==> flow/design.v <==
module single_stage_mult(clock, reset, 
                         product_in,  mplier_in,  mcand_in,  bmask_in,  inst_valid_in, dest_reg_in, NPC_in,
                         br_rec_en_1, br_rec_en_2, br_marker_1, br_marker_2, br_mispre_1, br_mispre_2,
                         product_out, mplier_out, mcand_out, bmask_out, inst_valid_out, dest_reg_out, NPC_out);
  input clock, reset, inst_valid_in;
  input [3:0]  bmask_in;
  input [63:0] product_in, mplier_in, mcand_in;
  input [5:0] dest_reg_in;
  input [63:0] NPC_in;
  input br_rec_en_1, br_rec_en_2;
  input [2:0] br_marker_1, br_marker_2;
  input br_mispre_1, br_mispre_2;
  output reg inst_valid_out;
  output reg [3:0]  bmask_out;
  output reg [63:0] mplier_out, mcand_out;
  output reg [5:0] dest_reg_out;
  output reg [63:0] NPC_out;
  output wire [63:0] product_out;
  reg  [63:0] prod_in_reg, partial_prod_reg;
  wire [63:0] partial_product, next_mplier, next_mcand;
  assign product_out = prod_in_reg + partial_prod_reg;
  assign partial_product = mplier_in[15:0] * mcand_in;
  assign next_mplier = {16'b0,mplier_in[63:16]};
  assign next_mcand = {mcand_in[47:0],16'b0};
  always @(posedge clock)
  begin
    prod_in_reg      <= product_in;
    partial_prod_reg <= partial_product;
    mplier_out       <= next_mplier;
    mcand_out        <= next_mcand;
  end
  reg next_inst_valid_out;
  reg [3:0] next_bmask_out;
  always@(*) begin
    next_inst_valid_out = inst_valid_in;
    next_bmask_out       = bmask_in;
    if( br_rec_en_1 & br_mispre_1 & bmask_in[br_marker_1] ) next_inst_valid_out = 0;
    else if( br_rec_en_2 & br_mispre_2 & bmask_in[br_marker_2] ) next_inst_valid_out = 0;
    if( br_rec_en_1 ) next_bmask_out[br_marker_1] = 0;
    if( br_rec_en_2 ) next_bmask_out[br_marker_2] = 0;
  end
  always@(posedge clock)
  begin
    if(reset) begin
      inst_valid_out <= 1'b0;
      bmask_out      <= 0;
      NPC_out        <= 0;
      dest_reg_out   <= 6'd31;
    end
    else begin
      inst_valid_out <= next_inst_valid_out;
      bmask_out      <= next_bmask_out;
      NPC_out        <= NPC_in;
      dest_reg_out   <= dest_reg_in;
    end
  end
endmodule
module eight_stage_mult(clock, reset,
                        mplier, mcand, bmask_in, inst_valid_in, dest_reg_in, NPC_in,
                        br_rec_en_1, br_rec_en_2, br_marker_1, br_marker_2, br_mispre_1, br_mispre_2,
                        bmask_out, product, inst_valid_out, dest_reg_out, NPC_out);
  input clock, reset, inst_valid_in;
  input [5:0] dest_reg_in;
  input [63:0] NPC_in;
  input [3:0]  bmask_in;
  input [63:0] mcand, mplier;
  input br_rec_en_1, br_rec_en_2;
  input [2:0] br_marker_1, br_marker_2;
  input br_mispre_1, br_mispre_2;
  output [3:0]  bmask_out;
  output [63:0] product;
  output inst_valid_out;
  output [5:0] dest_reg_out;
  output [63:0] NPC_out;
  wire [63:0] mcand_out, mplier_out;
  wire [(3*4) -1:0] internal_bmask;
  wire [(3*6) -1:0] internal_dest_reg;
  wire [(3*64)-1:0] internal_products, internal_mcands, internal_mpliers, internal_NPC;
  wire [(3*1)- 1:0] internal_inst_valid_outs;
  single_stage_mult mstage [3:0] 
    (.clock(clock),
     .reset(reset),
     .product_in({internal_products,64'h0}),
     .mplier_in({internal_mpliers,mplier}),
     .mcand_in({internal_mcands,mcand}),
     .bmask_in({internal_bmask, bmask_in}),
     .inst_valid_in({internal_inst_valid_outs,inst_valid_in}),
     .dest_reg_in({internal_dest_reg, dest_reg_in}),
     .NPC_in({internal_NPC, NPC_in}),
     .br_rec_en_1(br_rec_en_1),
     .br_rec_en_2(br_rec_en_2),
     .br_marker_1(br_marker_1),
     .br_marker_2(br_marker_2),
     .br_mispre_1(br_mispre_1),
     .br_mispre_2(br_mispre_2),
     .product_out({product,internal_products}),
     .mplier_out({mplier_out,internal_mpliers}),
     .mcand_out({mcand_out,internal_mcands}),
     .bmask_out({bmask_out, internal_bmask}),
     .inst_valid_out({inst_valid_out,internal_inst_valid_outs}),
     .dest_reg_out({dest_reg_out, internal_dest_reg}),
     .NPC_out({NPC_out, internal_NPC})
    );
endmodule
### Step by step through the tools: eight_stage_mult

Tool output for the design above, in the order of the flow.
Line numbers count from 1 in the design file above.
Operators carry their Yosys type and port widths (W data, S select, Z words).
Library cell names are shortened.
A cell with - has no value.

| design | value |
|---|---|
| design top | eight_stage_mult |
| clock | clock |
| library | sky130hd |
| corner | tt_025C_1v80 |

### Elaborated design

Yosys after proc, flatten, opt, wreduce and memory -nomap, before mapping. Enables and synchronous resets that opt folds into registers are not counted as muxes. Memory bits, and registers merged into a memory's read port (data or address), are not among the register bits. Print and check cells are not counted. Equal cells are merged and count once.

| word-level totals | value |
|---|---|
| register bits after elaboration | 844 |
| input port bits | 215 |
| output and inout port bits | 139 |
| elaborated cells | 90 |

| operators by class | value |
|---|---|
| add/subtract/negate cells | 5 |
| multiply operators | 4 |
| shift operators | 12 |
| mux-type cells | 8 |
| bitwise operators | 28 |
| reduce/logical cells | 4 |

Operators with widths:

| cell | count |
|---|---|
| $mul A16 B64 Y64 | 1 |
| $mul A16 B48 Y48 | 1 |
| $mul A16 B32 Y32 | 1 |
| $mul A16 B16 Y16 | 1 |
| $add A64 B64 Y64 | 3 |
| $shiftx A4 B3 Y1 | 8 |
| $and A4 B4 Y4 | 8 |
| $or A4 B4 Y4 | 8 |
| $mux W4 | 8 |
| $shift A1 B4 Y4 const A | 4 |
| $reduce_or A3 Y1 | 4 |
| $and A1 B1 Y1 | 10 |
| $neg A3 Y4 | 2 |
| $not A4 Y4 | 2 |

### Longest topological paths

Longest topological path by Yosys (ltp), each cell counted once; first at word level (registers and memories cut), then after technology mapping (sequential cells cut; the memories' decode and read muxes count).

| logic depth | value |
|---|---|
| word-level depth | 9 |
| ABC_AREA | 1 |
| gate-level depth with buffers | 30 |
| gate-level depth less buffers | 28 |

### Synthesis result

Yosys stat after the flow's synthesis: flattened, memories mapped to cells. It holds for the ABC_AREA given above (unset counts as 0); a run with the other value may have another netlist.

Cells by type:

| type | count | total area (µm²) |
|---|---|---|
| fa_1 | 1667 | 3.34E+04 |
| dfxtp_1 | 844 | 1.69E+04 |
| inv_1 | 3127 | 1.17E+04 |
| nand2_1 | 2879 | 1.08E+04 |
| ha_1 | 393 | 4.92E+03 |
| nor2_1 | 630 | 2.36E+03 |
| a21oi_1 | 318 | 1.59E+03 |
| clkbuf_1 | 423 | 1.59E+03 |
| xor2_1 | 180 | 1.58E+03 |
| nand3_1 | 197 | 985.946 |
| o21ai_0 | 192 | 960.922 |
| xnor2_1 | 68 | 595.571 |
| buf_4 | 48 | 360.346 |
| a21o_1 | 39 | 292.781 |
| nand4_1 | 44 | 275.264 |
| nor3_1 | 47 | 235.226 |
| o21bai_1 | 29 | 217.709 |
| buf_2 | 36 | 180.173 |

Not listed: further types 36, cells in them 274.

| synthesis totals | value |
|---|---|
| standard cells after synthesis | 11435 |
| synthesis area | 90877.2 µm² |
| sequential area | 16896.2 µm² |
| flip-flop cells | 844 |
| buffer cells | 541 |

### Worst setup path after synthesis

OpenSTA on the mapped netlist: ideal clock, no wires. The path of least setup slack (recovery checks aside). Input and output delay are each 20% of the period. Register names are those of the netlist, which keeps one name where synthesis merged equal registers.

| path post-synthesis | value |
|---|---|
| path kind | input-to-reg |
| from | input port mplier[5] |
| to | register mstage[0].partial_prod_reg[62] |
| clock period | 9.0 ns |
| input delay | 1.800 ns |
| library setup time | 0.112 ns |
| launch time at the first pin | 1.800 ns |
| data arrival time | 7.060 ns |
| data required time | 8.888 ns |
| slack | 1.828 ns |
| path delay | 5.372 ns |
| stages | 25 |
| buffers on the path | 3 |
| period reached after synthesis | 7.172 ns |

"path delay" is the arrival time less input delay plus setup time.
"stages" counts driving pins, that of a launching flip-flop among them; a cell with two outputs on the path counts twice.
"period reached after synthesis" = period - worst setup slack (recovery checks aside). The figure is calculated, with input and output delays left at 20% of the set period.
The rows between start and end are the longest chain of elaborated cells between them; the timing report does not say that the signal goes this way. Where chains are equally long, one stands for them.
Each line given opens the expression or statement behind the cell; cells for indexed reads and writes are added by Yosys, which also makes memories of some case tables.

| on the way, post-synthesis | value |
|---|---|
| cells stage by stage | clkbuf_1 > clkbuf_1 > clkbuf_1 > nand2_1 > fa_1 > inv_1 > fa_1 > inv_1 > fa_1 > inv_1 > fa_1 > fa_1 > inv_1 > fa_1 > inv_1 > ha_1 > a21o_1 > o21bai_1 > o21bai_1 > a21oi_1 > inv_1 > a21oi_1 > nand2_1 > nand2_1 > nand2_1 |
| cells in the longest elaborated chain | 1 |
| elaborated cells on any way between the ends | 1 |
| source lines of those cells | 1 |
| those cells by class | mul: 1 |

Ends and longest elaborated chain, post-synthesis:

| what | RTL line | text |
|---|---|---|
| from (decl) | 66 | `input [63:0] mcand, mplier;` |
| $mul A16 B64 Y64 | 22 |  |
| to (assign) | 28 |  |
| to (decl) | 19 | `reg  [63:0] prod_in_reg, partial_prod_reg;` |

### Worst path after layout

Path of least setup slack in the final report of entry A (OpenROAD, finished layout, wires in). Where an end is a register, its clock arrival counts in the times.

| path after layout | value |
|---|---|
| path kind | input-to-reg |
| from | input port mcand[28] |
| to | register mstage[0].partial_prod_reg[51] |
| clock period | 9.0 ns |
| input delay | 1.80 ns |
| library setup time | 0.14 ns |
| launch time at the first pin | 1.80 ns |
| data arrival time | 8.40 ns |
| data required time | 9.74 ns |
| slack | 1.34 ns |
| stages | 22 |
| buffers on the path | 2 |

The rows between start and end are the longest chain of elaborated cells between them; the timing report does not say that the signal goes this way. Where chains are equally long, one stands for them.

| on the way, after layout | value |
|---|---|
| cells stage by stage | clkdlybuf4s50_1 > buf_4 > nand2_1 > fa_1 > inv_1 > fa_1 > fa_1 > fa_1 > fa_1 > inv_1 > fa_1 > inv_1 > ha_1 > nand2_1 > nor2_1 > inv_1 > nor2_1 > inv_1 > nor3_1 > nand3_1 > nand3_1 > xor2_1 |
| cells in the longest elaborated chain | 1 |
| elaborated cells on any way between the ends | 1 |
| source lines of those cells | 1 |
| those cells by class | mul: 1 |

Ends and longest elaborated chain, after layout:

| what | RTL line | text |
|---|---|---|
| from (decl) | 66 | `input [63:0] mcand, mplier;` |
| $mul A16 B64 Y64 | 22 |  |
| to (assign) | 28 |  |
| to (decl) | 19 | `reg  [63:0] prod_in_reg, partial_prod_reg;` |

Appendix: measured runs

eight_stage_mult through Yosys and OpenROAD on sky130hd: 5 stored runs, unordered, with their settings and measured results. The constraints put input and output delay at 20% of the set period each and load the outputs with 0.01 pF.
"achieved clock period": clock period set for the run, less the worst setup slack. It is reckoned from that one timing run; input and output delays stay at 20% of the period that was set.
"time on the worst setup path" = time allowed to the worst setup path (clock period - input delay - output delay, where it has them) - its slack; a late launch clock adds to it, a late capture clock takes from it.
Settings: . = not set for that run.
Results: . = not shown.

| item | entry A | entry B | entry C | entry D | entry E |
|---|---|---|---|---|---|
| ABC_AREA | 1 | 0 | 0 | . | 0 |
| CAP_MARGIN | 40 | 40 | 20 | 20 | 20 |
| CELL_PAD_IN_SITES_GLOBAL_PLACEMENT | 2 | 2 | . | . | . |
| CORE_UTILIZATION | 20 | 20 | 56 | 40 | 40 |
| CTS_CLUSTER_SIZE | 79 | 41 | 14 | . | 84 |
| HOLD_SLACK_MARGIN | 0.05 | 0.05 | . | . | . |
| PLACE_DENSITY | 0.6 | 0.6 | 0.64 | 0.6 | . |
| period_ns | 9.0 | 9.0 | 6.29 | 8.44 | 10.3 |
| CORE_MARGIN | 2 | 2 | 2 | 2 | 3 |
| SLEW_MARGIN | 20 | 40 | 15 | 20 | 40 |
| CELL_PAD_IN_SITES_DETAIL_PLACEMENT | . | 2 | 0 | . | 2 |
| MAX_ROUTING_LAYER | . | met4 | . | . | met5 |
| TNS_END_PERCENT | . | 55 | . | . | . |
| GPL_TIMING_DRIVEN | . | . | 1 | . | 0 |
| MIN_ROUTING_LAYER | . | . | met1 | . | met2 |
| SETUP_SLACK_MARGIN | . | . | 0.58 | . | . |
| GPL_ROUTABILITY_DRIVEN | . | . | . | . | 0 |
| total negative slack (ns) | 0.000 | 0.000 | -11.171 | 0.000 | . |
| post-layout utilization (%) | 23.5 | 23.9 | 71.7 | 46.1 | . |
| Yosys chip area after synthesis (µm²) | 90877.2 | 84775.1 | 84775.1 | 84775.1 | . |
| smallest setup slack (ns) | 1.340 | 0.641 | -0.533 | 0.348 | . |
| worst hold slack after layout (ns) | 0.244 | 0.313 | 0.276 | 0.262 | . |
| standard-cell area of the final layout (µm²) | 106482.0 | 100932.0 | 107690.0 | 96938.0 | . |
| achieved clock period (ns) | 7.660 | 8.359 | 6.823 | 8.092 | . |
| area inside the die boundary (µm²) | 459792.0 | 429097.0 | 154512.0 | 215635.0 | . |
| time on the worst setup path (ns) | 5.86 | 6.56 | 5.56 | 6.40 | . |
| class of the worst setup path | input-to-reg | input-to-reg | input-to-reg | input-to-reg | . |

Entry E: not finished: routing ended with error GRT-0116
